==> flow/design.v <==
module apb_fifo (
    input  wire                   clk,         
    input  wire                   rst,         
    input  wire                   psel,        
    input  wire [3:0]            paddr,       
    input  wire [31:0]            pwdata,      
    input  wire                   penable,     
    input  wire                   pwrite,      
    output reg  [31:0]            prdata,      
    output reg                    pready       
);
parameter DEPTH = 16;   
parameter idle = 0, check_op = 1, write_data = 2, read_data =3,send_ready = 4;
reg [2:0] state;
reg [3:0] addr ;
 reg [31:0] wdata,rdata;
  reg [31:0] mem [0:15];
reg [3:0] wr_ptr;    
reg [3:0] rd_ptr;    
reg [4:0] count;     
reg [1:0] cwait;
always @(posedge clk or negedge rst) begin
    if (rst == 0) begin
        for(int i = 0; i<16;i++)
        begin
        mem[i] <= 0;
        end
        wr_ptr <= 0;
        rd_ptr <= 0;
        count <= 0;
        pready <= 0;
        state   <= idle;
        pready <= 0;
        prdata <= 0;
        addr   <= 0;
        wdata  <= 0;
        rdata  <= 0;
        cwait  <= 0;
    end else begin
        case(state)
        idle:
        begin
            wr_ptr <= 0;
            rd_ptr <= 0;
            count <= 0;
            pready <= 0;
            prdata <= 0;
            addr   <= 0;
            wdata  <= 0;
            rdata  <= 0;
            cwait  <= 0;
            state <= check_op;
        end
        check_op:
        begin
         if (penable && psel && pwrite && count != 15)
         begin 
            state   <= write_data;
            addr    <= paddr;
            wdata   <= pwdata;
         end
         else if (penable && psel && !pwrite && count != 0)
         begin
            state  <= read_data;
            addr   <= paddr;
         end
         else 
            state  <= check_op;
        end
        write_data:
        begin
            mem[addr] <= wdata;
            if(cwait < 2)
            begin
              state <= write_data;
              cwait <= cwait + 1;
            end
            else
            begin
               cwait <= 0;
               pready <= 1'b1;
               state <= send_ready;
               wr_ptr <= wr_ptr + 1;
               count  <= count  + 1;
            end
        end
        read_data : begin
            rdata <= mem[addr];
            if(cwait < 2)
            begin
              state <= read_data;
              cwait <= cwait + 1;
            end
            else
            begin
               cwait <= 0;
               state <= send_ready;
               pready <= 1'b1;
               prdata <= rdata;
               rd_ptr <= rd_ptr + 1;
               count  <= count  - 1;
            end
        end
        send_ready: begin
           state  <= check_op;
           pready <= 1'b0;    
         end
     endcase
     end
   end  
endmodule
Reports on apb_fifo
What the tools print for apb_fifo, step after step.
Line numbers count from 1 in the design file above.
Operators: Yosys type, input widths -> output width; for muxes data width and select width s.
Library cell names are shortened.
Not given: --
- design top: apb_fifo
- clock input: clk
- standard-cell library: sky130hd
- library corner: tt_025C_1v80

After elaboration
Source: Yosys, flattened and elaborated. Widths are those after wreduce. Registers that Yosys merges into a memory's read port (data or address) are not register bits. Print and check cells do not count. Equal cells are merged and count once.
- noted flip-flop bits (word level): 623
- input port bits: 41
- output and inout bits: 33
- noted elaborated cells: 111
- noted add/sub/neg operators: 3
- $lt $le $gt $ge: 1
- eq/ne operators at 25
- multiplexer cells: 21
- reductions and logical operators at 37
- operators by type and width (cell ; count):
    $pmux 32 s16 ; 1
    $pmux 32 s2 ; 3
    $mux 32 ; 2
    $reduce_and 2->1 ; 20
    $eq 4x4->1 const B ; 8
    $eq 4x3->1 const B ; 4
    $pmux 5 s3 ; 1
    $pmux 3 s4 ; 1
    $mux 5 ; 2
    $ne 2x2->1 const B ; 4
    $eq 4x2->1 const B ; 2
    $pmux 4 s2 ; 1
    $mux 4 ; 2
    $eq 3x2->1 const B ; 2
    $reduce_bool 3->1 ; 2
    $mux 3 ; 2
    $mux 2 ; 3
    $logic_and 1x1->1 ; 5
    $add 5x1->5 const B ; 1
    $sub 5x1->5 const B ; 1
    $ne 5x4->1 const B ; 1
    $reduce_bool 5->1 ; 1
    $reduce_bool 2->1 ; 2
    $reduce_or 2->1 ; 2
    $eq 4x1->1 const B ; 1
    $logic_not 4->1 ; 1
    $reduce_bool 4->1 ; 1
    $pmux 2 s2 ; 1
Not listed: further kinds 10, cells in them 10.

Logic depth
Longest topological path by Yosys (ltp), each cell counted once; first at word level (registers and memories cut), then after technology mapping (sequential cells cut; the memories' decode and read muxes count).
- depth after elaboration at 6
- ABC_AREA: 0
- noted mapped depth: 9
- noted depth with buffers taken out: 7

Mapped cells and area
Source: synth_stat.txt of the flow (Yosys; design flattened, memories mapped). It holds for the ABC_AREA given above (unset counts as 0); a run with the other value may have another netlist.
- cells by type (type ; count ; total area (um2)):
    dfrtp_1 ; 624 ; 1.56E+04
    mux2_2 ; 449 ; 5.06E+03
    a22oi_1 ; 130 ; 975.936
    mux2i_1 ; 70 ; 700.672
    a22o_1 ; 65 ; 569.296
    mux2_1 ; 44 ; 495.475
    mux2_4 ; 30 ; 450.432
    buf_2 ; 70 ; 350.336
    o211ai_1 ; 46 ; 345.331
    nor2_1 ; 87 ; 326.563
    a221oi_2 ; 19 ; 285.274
    o21ai_0 ; 57 ; 285.274
    a21oi_1 ; 56 ; 280.269
    clkbuf_1 ; 74 ; 277.766
    nand2_1 ; 59 ; 221.462
    a2bb2oi_1 ; 24 ; 210.202
    o22a_1 ; 23 ; 201.443
    buf_4 ; 26 ; 195.187
Not listed: further types 45, cells in them 133.
- mapped cells: 2086
- chip area (Yosys) at 27817.9 um2
- sequential area at 15641.3 um2
- flip-flops at 625
- buffer cells at 184

Path before layout
OpenSTA on the mapped netlist: ideal clock, no wires. The path of least setup slack (recovery checks aside). Input and output delay are each 20% of the period. Register names are those of the netlist, which keeps one name where synthesis merged equal registers.
- kind: input port to flip-flop
- start point: in penable
- end point: reg wdata[10]
- period at 5.0 ns
- noted input delay: 1.000 ns
- setup time: 0.121 ns
- noted launch time at the first pin: 1.000 ns
- noted arrival time: 2.024 ns
- noted required time: 4.879 ns
- path slack: 2.855 ns
- delay of the path: 1.145 ns
- driving pins on the path: 7
- noted buffers on the path: 3
- synthesis period reached at 2.145 ns
"delay of the path" is the arrival time less input delay plus setup time.
"driving pins on the path": output pins that drive a net of the path, with the launching flip-flop's if there is one; two outputs of one cell count as two.
"synthesis period reached" is the clock period less the worst setup slack; recovery checks do not enter. This is arithmetic on one report: input and output delays are still those of the set period (20% each).
The rows between start and end are the longest chain of elaborated cells between them; the timing report does not say that the signal goes this way. Where chains are equally long, one stands for them.
A line is the first line of the expression or statement that the cell stems from. Yosys adds cells for indexed reads and writes and turns some case tables into memories.
At most two assigning lines are given for a register; there are more.
- path through: and3_1 o211a_1 clkbuf_1 nor2b_1 clkbuf_1 buf_2 a22o_1
- noted cells in the longest elaborated chain: 5
- noted elaborated cells between the ends (all ways): 7
- those cells by class: eq/ne: 1; mux: 2; reduce/logical: 4
- RTL lines, path after synthesis (element ; RTL line ; RTL):
    from (decl) ; 7 ; input  wire                   penable,
    $logic_and 1x1->1 x3 ; 56 ; if (penable && psel && pwrite && count != 15)
    $mux 32 ; 56 ;
    $pmux 32 s2 ; 40 ; case(state)
    to (assign) ; 36 ; wdata  <= 0;
    to (assign) ; 60 ; wdata   <= pwdata;
    to (decl) ; 16 ; reg [31:0] wdata,rdata;

Timing after layout
From the final timing report of record 1: the path of least setup slack in the routed layout; clock arrival at registers is part of the times.
- kind: flip-flop to flip-flop
- start point: reg addr[1]
- end point: reg rdata[8]
- period at 3.4 ns
- setup time: 0.09 ns
- noted launch time at the first pin: 0.62 ns
- noted arrival time: 3.32 ns
- noted required time: 3.94 ns
- path slack: 0.62 ns
- driving pins on the path: 7
- noted buffers on the path: 1
The rows between start and end are the longest chain of elaborated cells between them; the timing report does not say that the signal goes this way. Where chains are equally long, one stands for them.
At most two assigning lines are given for a register; there are more.
- path through: dfrtp_4 nor2b_4 and2_1 buf_4 a22oi_1 o211ai_1 a2bb2oi_1
- noted cells in the longest elaborated chain: 3
- noted elaborated cells between the ends (all ways): 18
- those cells by class: eq/ne: 15; mux: 2; reduce/logical: 1
- RTL lines, path post-layout (element ; RTL line ; RTL):
    from (decl) ; 15 ; reg [3:0] addr ;
    from (assign) ; 59 ; addr    <= paddr;
    from (assign) ; 65 ; addr   <= paddr;
    $eq 4x4->1 ; 88 ; rdata <= mem[addr];
    $pmux 32 s16 ; 88 ;
    $pmux 32 s2 ; 40 ; case(state)
    to (assign) ; 37 ; rdata  <= 0;
    to (assign) ; 88 ;
    to (decl) ; 16 ; reg [31:0] wdata,rdata;

Module apb_fifo, platform sky130hd: 4 stored runs of the flow (Yosys, OpenROAD) with differing settings, in no particular order. Input and output delays are each 20% of the period that was set; the output load is 0.01 pF.

Record 1

==> flow/run.sh <==
#!/bin/bash
# the make line also repeats the synthesis and layout settings of config.mk as NAME=value (left out here)
make -C /OpenROAD-flow-scripts/flow DESIGN_CONFIG=/design/flow/config.mk WORK_HOME=/design/flow/orfs CLKGATE_MAP_FILE= finish
==> flow/config.mk <==
export PLATFORM = sky130hd
export DESIGN_NAME = apb_fifo
export DESIGN_NICKNAME = apb_fifo
export VERILOG_FILES = /design/flow/design.v
export SDC_FILE = /design/flow/constraint.sdc
export NUM_CORES = 4
export LEC_CHECK = 0
export CAP_MARGIN = 20
export CORE_MARGIN = 2
export CORE_UTILIZATION = 67
export SLEW_MARGIN = 20
==> flow/constraint.sdc <==
create_clock -name core_clock -period 3.4 [get_ports {clk}]
set_input_delay 0.6800 -clock core_clock [delete_from_list [all_inputs] [get_ports {clk}]]
set_output_delay 0.6800 -clock core_clock [all_outputs]
set_load 0.01 [all_outputs]

Measured in record 1:
- noted the standard-cell area after routing: 31,373.8 um2
- final setup TNS: 0.000 ns
- die footprint: 43,164.2 um2
- noted the synthesized cell area: 27,817.9 um2
- lowest setup slack at 0.616 ns

Record 2

==> flow/run.sh <==
#!/bin/bash
# the make line also repeats the synthesis and layout settings of config.mk as NAME=value (left out here)
make -C /OpenROAD-flow-scripts/flow DESIGN_CONFIG=/design/flow/config.mk WORK_HOME=/design/flow/orfs CLKGATE_MAP_FILE= finish
==> flow/config.mk <==
export PLATFORM = sky130hd
export DESIGN_NAME = apb_fifo
export DESIGN_NICKNAME = apb_fifo
export VERILOG_FILES = /design/flow/design.v
export SDC_FILE = /design/flow/constraint.sdc
export NUM_CORES = 4
export LEC_CHECK = 0
export ABC_AREA = 0
export CAP_MARGIN = 25
export CORE_ASPECT_RATIO = 1.11
export CORE_MARGIN = 2
export CORE_UTILIZATION = 15
export CTS_CLUSTER_SIZE = 98
export GPL_TIMING_DRIVEN = 1
export HOLD_SLACK_MARGIN = 0.15
export MAX_ROUTING_LAYER = met4
export MIN_ROUTING_LAYER = met2
export PLACE_DENSITY_LB_ADDON = 0.07
export SETUP_SLACK_MARGIN = 0.42
export SLEW_MARGIN = 35
export TNS_END_PERCENT = 15
==> flow/constraint.sdc <==
create_clock -name core_clock -period 2.45 [get_ports {clk}]
set_input_delay 0.4900 -clock core_clock [delete_from_list [all_inputs] [get_ports {clk}]]
set_output_delay 0.4900 -clock core_clock [all_outputs]
set_load 0.01 [all_outputs]

Measured in record 2:
- noted the standard-cell area after routing: 37,760.0 um2
- final setup TNS: 0.000 ns
- die footprint: 188,918.0 um2
- noted the synthesized cell area: 27,817.9 um2
- lowest setup slack at 0.288 ns

Record 3

==> flow/run.sh <==
#!/bin/bash
# the make line also repeats the synthesis and layout settings of config.mk as NAME=value (left out here)
make -C /OpenROAD-flow-scripts/flow DESIGN_CONFIG=/design/flow/config.mk WORK_HOME=/design/flow/orfs CLKGATE_MAP_FILE= finish
==> flow/config.mk <==
export PLATFORM = sky130hd
export DESIGN_NAME = apb_fifo
export DESIGN_NICKNAME = apb_fifo
export VERILOG_FILES = /design/flow/design.v
export SDC_FILE = /design/flow/constraint.sdc
export NUM_CORES = 4
export LEC_CHECK = 0
export ABC_AREA = 0
export CAP_MARGIN = 25
export CORE_ASPECT_RATIO = 1.11
export CORE_MARGIN = 2
export CORE_UTILIZATION = 15
export CTS_CLUSTER_SIZE = 35
export GPL_TIMING_DRIVEN = 0
export HOLD_SLACK_MARGIN = 0.15
export MAX_ROUTING_LAYER = met4
export PLACE_DENSITY_LB_ADDON = 0.08
export SETUP_SLACK_MARGIN = 0.42
export SLEW_MARGIN = 35
export TNS_END_PERCENT = 60
==> flow/constraint.sdc <==
create_clock -name core_clock -period 3.12 [get_ports {clk}]
set_input_delay 0.6240 -clock core_clock [delete_from_list [all_inputs] [get_ports {clk}]]
set_output_delay 0.6240 -clock core_clock [all_outputs]
set_load 0.01 [all_outputs]

Measured in record 3:
- noted the standard-cell area after routing: 34,648.2 um2
- final setup TNS: 0.000 ns
- die footprint: 188,918.0 um2
- noted the synthesized cell area: 27,817.9 um2
- lowest setup slack at 0.466 ns

Record 4

==> flow/run.sh <==
#!/bin/bash
# the make line also repeats the synthesis and layout settings of config.mk as NAME=value (left out here)
make -C /OpenROAD-flow-scripts/flow DESIGN_CONFIG=/design/flow/config.mk WORK_HOME=/design/flow/orfs CLKGATE_MAP_FILE= finish
==> flow/config.mk <==
export PLATFORM = sky130hd
export DESIGN_NAME = apb_fifo
export DESIGN_NICKNAME = apb_fifo
export VERILOG_FILES = /design/flow/design.v
export SDC_FILE = /design/flow/constraint.sdc
export NUM_CORES = 4
export LEC_CHECK = 0
export ABC_AREA = 0
export CAP_MARGIN = 20
export CELL_PAD_IN_SITES_DETAIL_PLACEMENT = 1
export CELL_PAD_IN_SITES_GLOBAL_PLACEMENT = 2
export CORE_ASPECT_RATIO = 1.77
export CORE_MARGIN = 2
export CORE_UTILIZATION = 40
export CTS_CLUSTER_SIZE = 51
export GPL_ROUTABILITY_DRIVEN = 0
export HOLD_SLACK_MARGIN = 0.02
export MIN_ROUTING_LAYER = met1
export PLACE_DENSITY_LB_ADDON = 0.26
export SETUP_SLACK_MARGIN = 1.29
export SLEW_MARGIN = 20
export TNS_END_PERCENT = 25
==> flow/constraint.sdc <==
create_clock -name core_clock -period 5.0 [get_ports {clk}]
set_input_delay 1.0000 -clock core_clock [delete_from_list [all_inputs] [get_ports {clk}]]
set_output_delay 1.0000 -clock core_clock [all_outputs]
set_load 0.01 [all_outputs]

Measured in record 4:
- noted the standard-cell area after routing: 31,214.9 um2
- final setup TNS: 0.000 ns
- die footprint: 71,757.8 um2
- noted the synthesized cell area: 27,817.9 um2
- lowest setup slack at 1.676 ns
